==> flow/design.v <==
module i16_mul(
    input signed [15:0] A,
    input signed [15:0] B,
    output signed [31:0] P
);
assign P = A * B;
endmodule
module i18_mul(
    input signed [17:0] A,
    input signed [15:0] B_coef,
    output signed [33:0] P
);
assign P = A * B_coef;
endmodule
module i36_acc(
    input signed [33:0] A,
    input signed [31:0] B,
    input signed [35:0] _Z,
    output signed [35:0] S
);
wire signed [35:0] A_ext = {{2{A[33]}}, A};
wire signed [35:0] B_ext = {{4{B[31]}}, B};
assign S = A_ext + B_ext + _Z;
endmodule
module i36_delay(
    input CLK,
    input RST,
    input signed [35:0] STORE,
    output reg signed [35:0] READ
);
always @ (posedge CLK, negedge RST) begin
    if (!RST) begin
        READ <= 0;
    end else begin
        READ <= STORE;
    end
end
endmodule
module i36_trunc(
    input signed [35:0] A,
    output reg signed [15:0] B_sat,
    output reg signed [17:0] B
);
wire signed [35:0] shifted_inter = (A >>> 14);
wire signed [21:0] shifted = shifted_inter[21:0];
always @(*) begin
    B = $signed(shifted[17:0]);
    if (shifted > 22'sd32767) B_sat = 16'sd32767;
    else if (shifted < -22'sd32768) B_sat = -16'sd32768;
    else B_sat = $signed(shifted[15:0]);
end
endmodule
module i16_biquad(
    input CLK, RST,
    input unsigned [15:0] A,
    output signed [15:0] B,
    input signed [15:0] b_0,
    input signed [15:0] b_1,
    input signed [15:0] b_2,
    input signed [15:0] a_1,
    input signed [15:0] a_2
);
wire signed [17:0] feedback;
wire signed [31:0] P_b0;
wire signed [31:0] P_b1;
wire signed [31:0] P_b2;
wire signed [33:0] P_a1;
wire signed [33:0] P_a2;
wire signed [35:0] S_0;
wire signed [35:0] S_1;
wire signed [35:0] S_2;
wire signed [35:0] Z_0;
wire signed [35:0] Z_1;
i16_mul mul_b0(
    .A(A),
    .B(b_0),
    .P(P_b0)
);
i16_mul mul_b1(
    .A(A),
    .B(b_1),
    .P(P_b1)
);
i16_mul mul_b2(
    .A(A),
    .B(b_2),
    .P(P_b2)
);
i18_mul mul_a1(
    .A(feedback),
    .B_coef(a_1),
    .P(P_a1)
);
i18_mul mul_a2(
    .A(feedback),
    .B_coef(a_2),
    .P(P_a2)
);
i36_acc ACC_0(
    .A(P_a2),
    .B(P_b2),
    ._Z(36'sd0),
    .S(S_0)
);
i36_acc ACC_1(
    .A(P_a1),
    .B(P_b1),
    ._Z(Z_0),
    .S(S_1)
);
i36_acc ACC_2(
    .A(34'sd0),
    .B(P_b0),
    ._Z(Z_1),
    .S(S_2)
);
i36_delay DELAY_0(
    .CLK(CLK),
    .RST(RST),
    .STORE(S_0),
    .READ(Z_0)
);
i36_delay DELAY_1(
    .CLK(CLK),
    .RST(RST),
    .STORE(S_1),
    .READ(Z_1)
);
i36_trunc OUT(
    .A(S_2),
    .B(feedback),
    .B_sat(B)
);
endmodule
## From RTL to reports: i16_biquad

What the tools print for i16_biquad, step after step.
Lines are those of the file above, counted from 1.
Operators carry their Yosys type and port widths (W data, S select, Z words).
The mark - stands for no value.

| set-up | value |
|---|---|
| top module | i16_biquad |
| clock | CLK |
| library | sky130hd |
| library corner | tt_025C_1v80 |

## Elaborated design

Counts by Yosys on the flattened word-level netlist (proc, flatten, opt, wreduce; memories kept). Register bits leave out memories and registers merged into their read ports (data or address); mux counts leave out enables and synchronous resets folded into registers. Print and check cells are left out. Cells with the same type and inputs are merged into one.

| storage and ports | value |
|---|---|
| flip-flop bits (word level) | 71 |
| elaborated cells | 15 |

| cells by class | value |
|---|---|
| $add $sub $neg | 4 |
| multipliers | 5 |
| order comparisons | 2 |
| muxes and demuxes | 2 |

Operator list:

| kind | number |
|---|---|
| $mul A16 B16 Y32 | 3 |
| $mul A18 B16 Y34 | 2 |
| $add A34 B32 Y35 | 2 |
| $add A32 B36 Y36 | 1 |
| $add A35 B35 Y36 | 1 |
| $mux W16 | 2 |
| $gt A22 B16 Y1 const B | 1 |
| $lt A22 B16 Y1 const B | 1 |

## Depth

Yosys ltp: most cells in a row. Word level: on the elaborated netlist, between registers, memories and ports. Mapped: between sequential cells and ports; inverters and the memories' decode and read muxes count.

| depth | value |
|---|---|
| depth after elaboration | 5 |
| ABC_AREA | 0 |
| mapped depth | 52 |
| mapped depth without buffers | 50 |

## Netlist

The flow's flattened synthesis, as Yosys stat reports it; memories are mapped. The netlist is that of the ABC_AREA named above (0 if unset); the other value can give another one.
The area totals of this step are shown rounded.

| mapped netlist | value |
|---|---|
| cell count | 6004 |
| chip area (Yosys) | 57450 um^2 |
| mapped flip-flops | 71 |

Cells by type:

| cell | number | total area (um^2) |
|---|---|---|
| sky130_fd_sc_hd__fa_1 | 1629 | 3.26E+04 |
| sky130_fd_sc_hd__inv_1 | 1830 | 6.87E+03 |
| sky130_fd_sc_hd__ha_1 | 402 | 5.03E+03 |
| sky130_fd_sc_hd__and2_1 | 647 | 4.05E+03 |
| sky130_fd_sc_hd__nand2_1 | 669 | 2.51E+03 |
| sky130_fd_sc_hd__dfrtp_1 | 71 | 1.78E+03 |
| sky130_fd_sc_hd__clkbuf_1 | 218 | 818.285 |
| sky130_fd_sc_hd__xnor2_1 | 91 | 797.014 |
| sky130_fd_sc_hd__a21oi_1 | 73 | 365.35 |
| sky130_fd_sc_hd__a21o_1 | 46 | 345.331 |
| sky130_fd_sc_hd__nand2b_1 | 45 | 281.52 |
| sky130_fd_sc_hd__xor2_1 | 27 | 236.477 |
| sky130_fd_sc_hd__nor2_1 | 51 | 191.434 |
| sky130_fd_sc_hd__o21bai_1 | 18 | 135.13 |
| sky130_fd_sc_hd__a21oi_2 | 14 | 122.618 |
| sky130_fd_sc_hd__o21ai_0 | 24 | 120.115 |
| sky130_fd_sc_hd__o21a_1 | 13 | 97.594 |
| sky130_fd_sc_hd__nand4_1 | 10 | 62.56 |

Other cell types: 56; their cells: 126.
The figures by module come from a second, unflattened synthesis with its own total; it is not the netlist above.

| second synthesis, totals | value |
|---|---|
| cell total of the unflattened synthesis | 7025 |
| area total of the unflattened synthesis | 62630 um^2 |

Each row is one instance without its submodules.

Modules:

| module | times used | cells | area (um^2) | seq. area (um^2) |
|---|---|---|---|---|
| i16_mul | 3 | 1126 | 10040 | 0.0 |
| i18_mul | 2 | 1251 | 10980 | 0.0 |
| i36_acc | 3 | 337 | 2748 | 0.0 |
| i36_delay | 2 | 36 | 900.9 | 900.9 |
| i36_trunc | 1 | 61 | 520.5 | 0.0 |
| i16_biquad | 1 | 1 | 3.8 | 0.0 |

## Worst setup path after synthesis

Path of least setup slack by OpenSTA after synthesis, without wires, with an ideal clock, recovery checks aside; 20% of the period is set as input and as output delay. Where synthesis merged equal registers, the netlist keeps one of their names.

| path post-synthesis | value |
|---|---|
| path type | in2reg |
| start | input A[15] |
| end | register DELAY_1.READ[32] |
| clock period | 16.0 ns |
| external input delay | 3.200 ns |
| library setup time | 0.132 ns |
| launch time at the first pin | 3.200 ns |
| arrival time | 15.828 ns |
| slack | 0.041 ns |
| path delay | 12.760 ns |
| stages on the path | 46 |
| synthesis period reached | 15.959 ns |

"path delay" = arrival - input delay + setup time.
"stages on the path" counts driving pins, that of a launching flip-flop among them; a cell with two outputs on the path counts twice.
"synthesis period reached" = period - worst setup slack (recovery checks aside). The figure is calculated, with input and output delays left at 20% of the set period.
The rows between start and end are the longest chain of elaborated cells between them; the timing report does not say that the signal goes this way. Where chains are equally long, one stands for them.
A line is the first line of the expression or statement that the cell stems from. Yosys adds cells for indexed reads and writes and turns some case tables into memories.

| between the ends, post-synthesis | value |
|---|---|
| cells stage by stage | sky130_fd_sc_hd__clkbuf_1 -> sky130_fd_sc_hd__clkbuf_1 -> sky130_fd_sc_hd__nand2_1 -> sky130_fd_sc_hd__fa_1 -> sky130_fd_sc_hd__inv_1 -> sky130_fd_sc_hd__fa_1 -> sky130_fd_sc_hd__inv_1 -> sky130_fd_sc_hd__fa_1 -> sky130_fd_sc_hd__fa_1 -> sky130_fd_sc_hd__inv_1 -> sky130_fd_sc_hd__fa_1 -> sky130_fd_sc_hd__inv_1 -> sky130_fd_sc_hd__fa_1 -> sky130_fd_sc_hd__inv_1 -> sky130_fd_sc_hd__ha_1 -> sky130_fd_sc_hd__clkbuf_1 -> sky130_fd_sc_hd__a21o_1 -> sky130_fd_sc_hd__a21oi_1 -> [... 10 more ...] -> sky130_fd_sc_hd__inv_1 -> sky130_fd_sc_hd__fa_1 -> sky130_fd_sc_hd__inv_1 -> sky130_fd_sc_hd__fa_1 -> sky130_fd_sc_hd__inv_1 -> sky130_fd_sc_hd__fa_1 -> sky130_fd_sc_hd__inv_1 -> sky130_fd_sc_hd__fa_1 -> sky130_fd_sc_hd__inv_1 -> sky130_fd_sc_hd__ha_1 -> sky130_fd_sc_hd__a21o_1 -> sky130_fd_sc_hd__a21o_1 -> sky130_fd_sc_hd__a21oi_1 -> sky130_fd_sc_hd__o21ai_1 -> sky130_fd_sc_hd__a311o_1 -> sky130_fd_sc_hd__a2111oi_2 -> sky130_fd_sc_hd__nor3_1 -> sky130_fd_sc_hd__xor2_1 |
| length of the longest elaborated chain | 5 |

Ends and longest elaborated chain, post-synthesis:

| what | RTL line | text |
|---|---|---|
| start, declared | 55 | `input unsigned [15:0] A,` |
| $mul A16 B16 Y32 | 6 | `assign P = A * B;` |
| $add A32 B36 Y36 | 23 | `assign S = A_ext + B_ext + _Z;` |
| $mul A18 B16 Y34 | 13 | `assign P = A * B_coef;` |
| $add A34 B32 Y35 | 23 |  |
| $add A35 B35 Y36 | 23 |  |
| end, assigned | 33 | `READ <= 0;` |
| end, assigned | 35 | `READ <= STORE;` |
| end, declared | 29 | `output reg signed [35:0] READ` |

## Timing after layout

From the final timing report of job 1: the path of least setup slack in the routed layout; clock arrival at registers is part of the times.

| path post-layout | value |
|---|---|
| path type | in2reg |
| start | input b_0[15] |
| end | register DELAY_1.READ[35] |
| clock period | 23.7 ns |
| external input delay | 4.74 ns |
| library setup time | 0.11 ns |
| launch time at the first pin | 4.74 ns |
| arrival time | 21.02 ns |
| slack | 2.98 ns |
| stages on the path | 45 |

The rows between start and end are the longest chain of elaborated cells between them; the timing report does not say that the signal goes this way. Where chains are equally long, one stands for them.

| between the ends, post-layout | value |
|---|---|
| cells stage by stage | sky130_fd_sc_hd__clkdlybuf4s50_1 -> sky130_fd_sc_hd__clkinv_1 -> sky130_fd_sc_hd__nor2_1 -> sky130_fd_sc_hd__fa_1 -> sky130_fd_sc_hd__fa_1 -> sky130_fd_sc_hd__fa_1 -> sky130_fd_sc_hd__fa_1 -> sky130_fd_sc_hd__fa_1 -> sky130_fd_sc_hd__inv_1 -> sky130_fd_sc_hd__fa_1 -> sky130_fd_sc_hd__inv_1 -> sky130_fd_sc_hd__ha_1 -> sky130_fd_sc_hd__nand2_1 -> sky130_fd_sc_hd__o21ai_1 -> sky130_fd_sc_hd__nor3_2 -> sky130_fd_sc_hd__o21ai_1 -> sky130_fd_sc_hd__a21oi_2 -> sky130_fd_sc_hd__o21ai_1 -> [... 9 more ...] -> sky130_fd_sc_hd__fa_1 -> sky130_fd_sc_hd__inv_1 -> sky130_fd_sc_hd__fa_1 -> sky130_fd_sc_hd__inv_1 -> sky130_fd_sc_hd__fa_1 -> sky130_fd_sc_hd__inv_1 -> sky130_fd_sc_hd__fa_1 -> sky130_fd_sc_hd__inv_1 -> sky130_fd_sc_hd__fa_1 -> sky130_fd_sc_hd__inv_1 -> sky130_fd_sc_hd__ha_1 -> sky130_fd_sc_hd__nand4_1 -> sky130_fd_sc_hd__nor4_2 -> sky130_fd_sc_hd__o31ai_2 -> sky130_fd_sc_hd__a41o_1 -> sky130_fd_sc_hd__o21ai_0 -> sky130_fd_sc_hd__a21oi_1 -> sky130_fd_sc_hd__xnor2_1 |
| length of the longest elaborated chain | 5 |

Ends and longest elaborated chain, post-layout:

| what | RTL line | text |
|---|---|---|
| start, declared | 57 | `input signed [15:0] b_0,` |
| $mul A16 B16 Y32 | 6 | `assign P = A * B;` |
| $add A32 B36 Y36 | 23 | `assign S = A_ext + B_ext + _Z;` |
| $mul A18 B16 Y34 | 13 | `assign P = A * B_coef;` |
| $add A34 B32 Y35 | 23 |  |
| $add A35 B35 Y36 | 23 |  |
| end, assigned | 33 | `READ <= 0;` |
| end, assigned | 35 | `READ <= STORE;` |
| end, declared | 29 | `output reg signed [35:0] READ` |

--- measured runs ---
Record of 4 stored runs of the RTL-to-layout flow on i16_biquad, platform sky130hd. The runs are unordered. Constraints: input delay and output delay 20% of the set period each, output load 0.01 pF.
"period achieved": clock period set for the run, less the worst setup slack. It is reckoned from that one timing run; input and output delays stay at 20% of the period that was set.
"time used up by the worst setup path" = time allowed to the worst setup path (clock period - input delay - output delay, where it has them) - its slack; a late launch clock adds to it, a late capture clock takes from it.
Results are given in rounded form.

## Job 1

==> flow/run.sh <==
#!/bin/bash
# the make line also repeats the synthesis and layout settings of config.mk as NAME=value (left out here)
make -C /OpenROAD-flow-scripts/flow DESIGN_CONFIG=/design/flow/config.mk WORK_HOME=/design/flow/orfs CLKGATE_MAP_FILE= finish
==> flow/config.mk <==
export PLATFORM = sky130hd
export DESIGN_NAME = i16_biquad
export DESIGN_NICKNAME = i16_biquad
export VERILOG_FILES = /design/flow/design.v
export SDC_FILE = /design/flow/constraint.sdc
export NUM_CORES = 4
export LEC_CHECK = 0
export CAP_MARGIN = 20
export CORE_ASPECT_RATIO = 0.94
export CORE_MARGIN = 7
export CORE_UTILIZATION = 18
export GPL_ROUTABILITY_DRIVEN = 1
export GPL_TIMING_DRIVEN = 1
export HOLD_SLACK_MARGIN = 0.26
export PLACE_DENSITY_LB_ADDON = 0.06
export SETUP_SLACK_MARGIN = 0.36
export SLEW_MARGIN = 20
export TNS_END_PERCENT = 80
==> flow/constraint.sdc <==
create_clock -name core_clock -period 23.7 [get_ports {CLK}]
set_input_delay 4.7400 -clock core_clock [delete_from_list [all_inputs] [get_ports {CLK}]]
set_output_delay 4.7400 -clock core_clock [all_outputs]
set_load 0.01 [all_outputs]

| result of job 1 | value |
|---|---|
| Yosys chip area after synthesis | 57450 um^2 |
| die size | 335200 um^2 |
| std-cell area (final layout) | 64310 um^2 |
| utilization in the final report | 20.3% |
| setup slack of the worst path | 2.975 ns |
| setup total negative slack | 0.000 ns |
| post-route worst hold slack | 0.662 ns |
| period achieved | 20.725 ns |
| time used up by the worst setup path | 15.98 ns |
| kind of the worst setup path | in2reg |

## Job 2

==> flow/run.sh <==
#!/bin/bash
# the make line also repeats the synthesis and layout settings of config.mk as NAME=value (left out here)
make -C /OpenROAD-flow-scripts/flow DESIGN_CONFIG=/design/flow/config.mk WORK_HOME=/design/flow/orfs CLKGATE_MAP_FILE= finish
==> flow/config.mk <==
export PLATFORM = sky130hd
export DESIGN_NAME = i16_biquad
export DESIGN_NICKNAME = i16_biquad
export VERILOG_FILES = /design/flow/design.v
export SDC_FILE = /design/flow/constraint.sdc
export NUM_CORES = 4
export LEC_CHECK = 0
export CAP_MARGIN = 20
export CORE_MARGIN = 2
export CORE_UTILIZATION = 40
export SETUP_SLACK_MARGIN = 2.36
export SLEW_MARGIN = 20
==> flow/constraint.sdc <==
create_clock -name core_clock -period 15.8 [get_ports {CLK}]
set_input_delay 3.1600 -clock core_clock [delete_from_list [all_inputs] [get_ports {CLK}]]
set_output_delay 3.1600 -clock core_clock [all_outputs]
set_load 0.01 [all_outputs]

| result of job 2 | value |
|---|---|
| Yosys chip area after synthesis | 57450 um^2 |
| die size | 146700 um^2 |
| std-cell area (final layout) | 67220 um^2 |
| utilization in the final report | 47.0% |
| setup slack of the worst path | 0.621 ns |
| setup total negative slack | 0.000 ns |
| post-route worst hold slack | 0.688 ns |
| period achieved | 15.179 ns |
| time used up by the worst setup path | 12.02 ns |
| kind of the worst setup path | in2reg |

## Job 3

==> flow/run.sh <==
#!/bin/bash
# the make line also repeats the synthesis and layout settings of config.mk as NAME=value (left out here)
make -C /OpenROAD-flow-scripts/flow DESIGN_CONFIG=/design/flow/config.mk WORK_HOME=/design/flow/orfs CLKGATE_MAP_FILE= finish
==> flow/config.mk <==
export PLATFORM = sky130hd
export DESIGN_NAME = i16_biquad
export DESIGN_NICKNAME = i16_biquad
export VERILOG_FILES = /design/flow/design.v
export SDC_FILE = /design/flow/constraint.sdc
export NUM_CORES = 4
export LEC_CHECK = 0
export ABC_AREA = 1
export CAP_MARGIN = 20
export CELL_PAD_IN_SITES_DETAIL_PLACEMENT = 2
export CELL_PAD_IN_SITES_GLOBAL_PLACEMENT = 2
export CORE_ASPECT_RATIO = 1.1
export CORE_MARGIN = 7
export CORE_UTILIZATION = 68
export CTS_CLUSTER_DIAMETER = 150
export GPL_ROUTABILITY_DRIVEN = 1
export GPL_TIMING_DRIVEN = 0
export MIN_ROUTING_LAYER = met2
export PLACE_DENSITY_LB_ADDON = 0.06
export SETUP_SLACK_MARGIN = 0.36
export SLEW_MARGIN = 20
export TNS_END_PERCENT = 100
==> flow/constraint.sdc <==
create_clock -name core_clock -period 15.3 [get_ports {CLK}]
set_input_delay 3.0600 -clock core_clock [delete_from_list [all_inputs] [get_ports {CLK}]]
set_output_delay 3.0600 -clock core_clock [all_outputs]
set_load 0.01 [all_outputs]

Job 3: no results, placement failed with FLW-0024

## Job 4

==> flow/run.sh <==
#!/bin/bash
# the make line also repeats the synthesis and layout settings of config.mk as NAME=value (left out here)
make -C /OpenROAD-flow-scripts/flow DESIGN_CONFIG=/design/flow/config.mk WORK_HOME=/design/flow/orfs CLKGATE_MAP_FILE= finish
==> flow/config.mk <==
export PLATFORM = sky130hd
export DESIGN_NAME = i16_biquad
export DESIGN_NICKNAME = i16_biquad
export VERILOG_FILES = /design/flow/design.v
export SDC_FILE = /design/flow/constraint.sdc
export NUM_CORES = 4
export LEC_CHECK = 0
export CAP_MARGIN = 20
export CORE_ASPECT_RATIO = 1.79
export CORE_MARGIN = 2
export CORE_UTILIZATION = 40
export CTS_CLUSTER_DIAMETER = 335
export GPL_TIMING_DRIVEN = 0
export SLEW_MARGIN = 35
export TNS_END_PERCENT = 45
==> flow/constraint.sdc <==
create_clock -name core_clock -period 10.1 [get_ports {CLK}]
set_input_delay 2.0200 -clock core_clock [delete_from_list [all_inputs] [get_ports {CLK}]]
set_output_delay 2.0200 -clock core_clock [all_outputs]
set_load 0.01 [all_outputs]

| result of job 4 | value |
|---|---|
| Yosys chip area after synthesis | 57450 um^2 |
| die size | 146800 um^2 |
| std-cell area (final layout) | 66740 um^2 |
| utilization in the final report | 46.6% |
| setup slack of the worst path | -4.675 ns |
| setup total negative slack | -239.0 ns |
| post-route worst hold slack | 0.613 ns |
| period achieved | 14.775 ns |
| time used up by the worst setup path | 12.75 ns |
| kind of the worst setup path | in2reg |
--- end ---
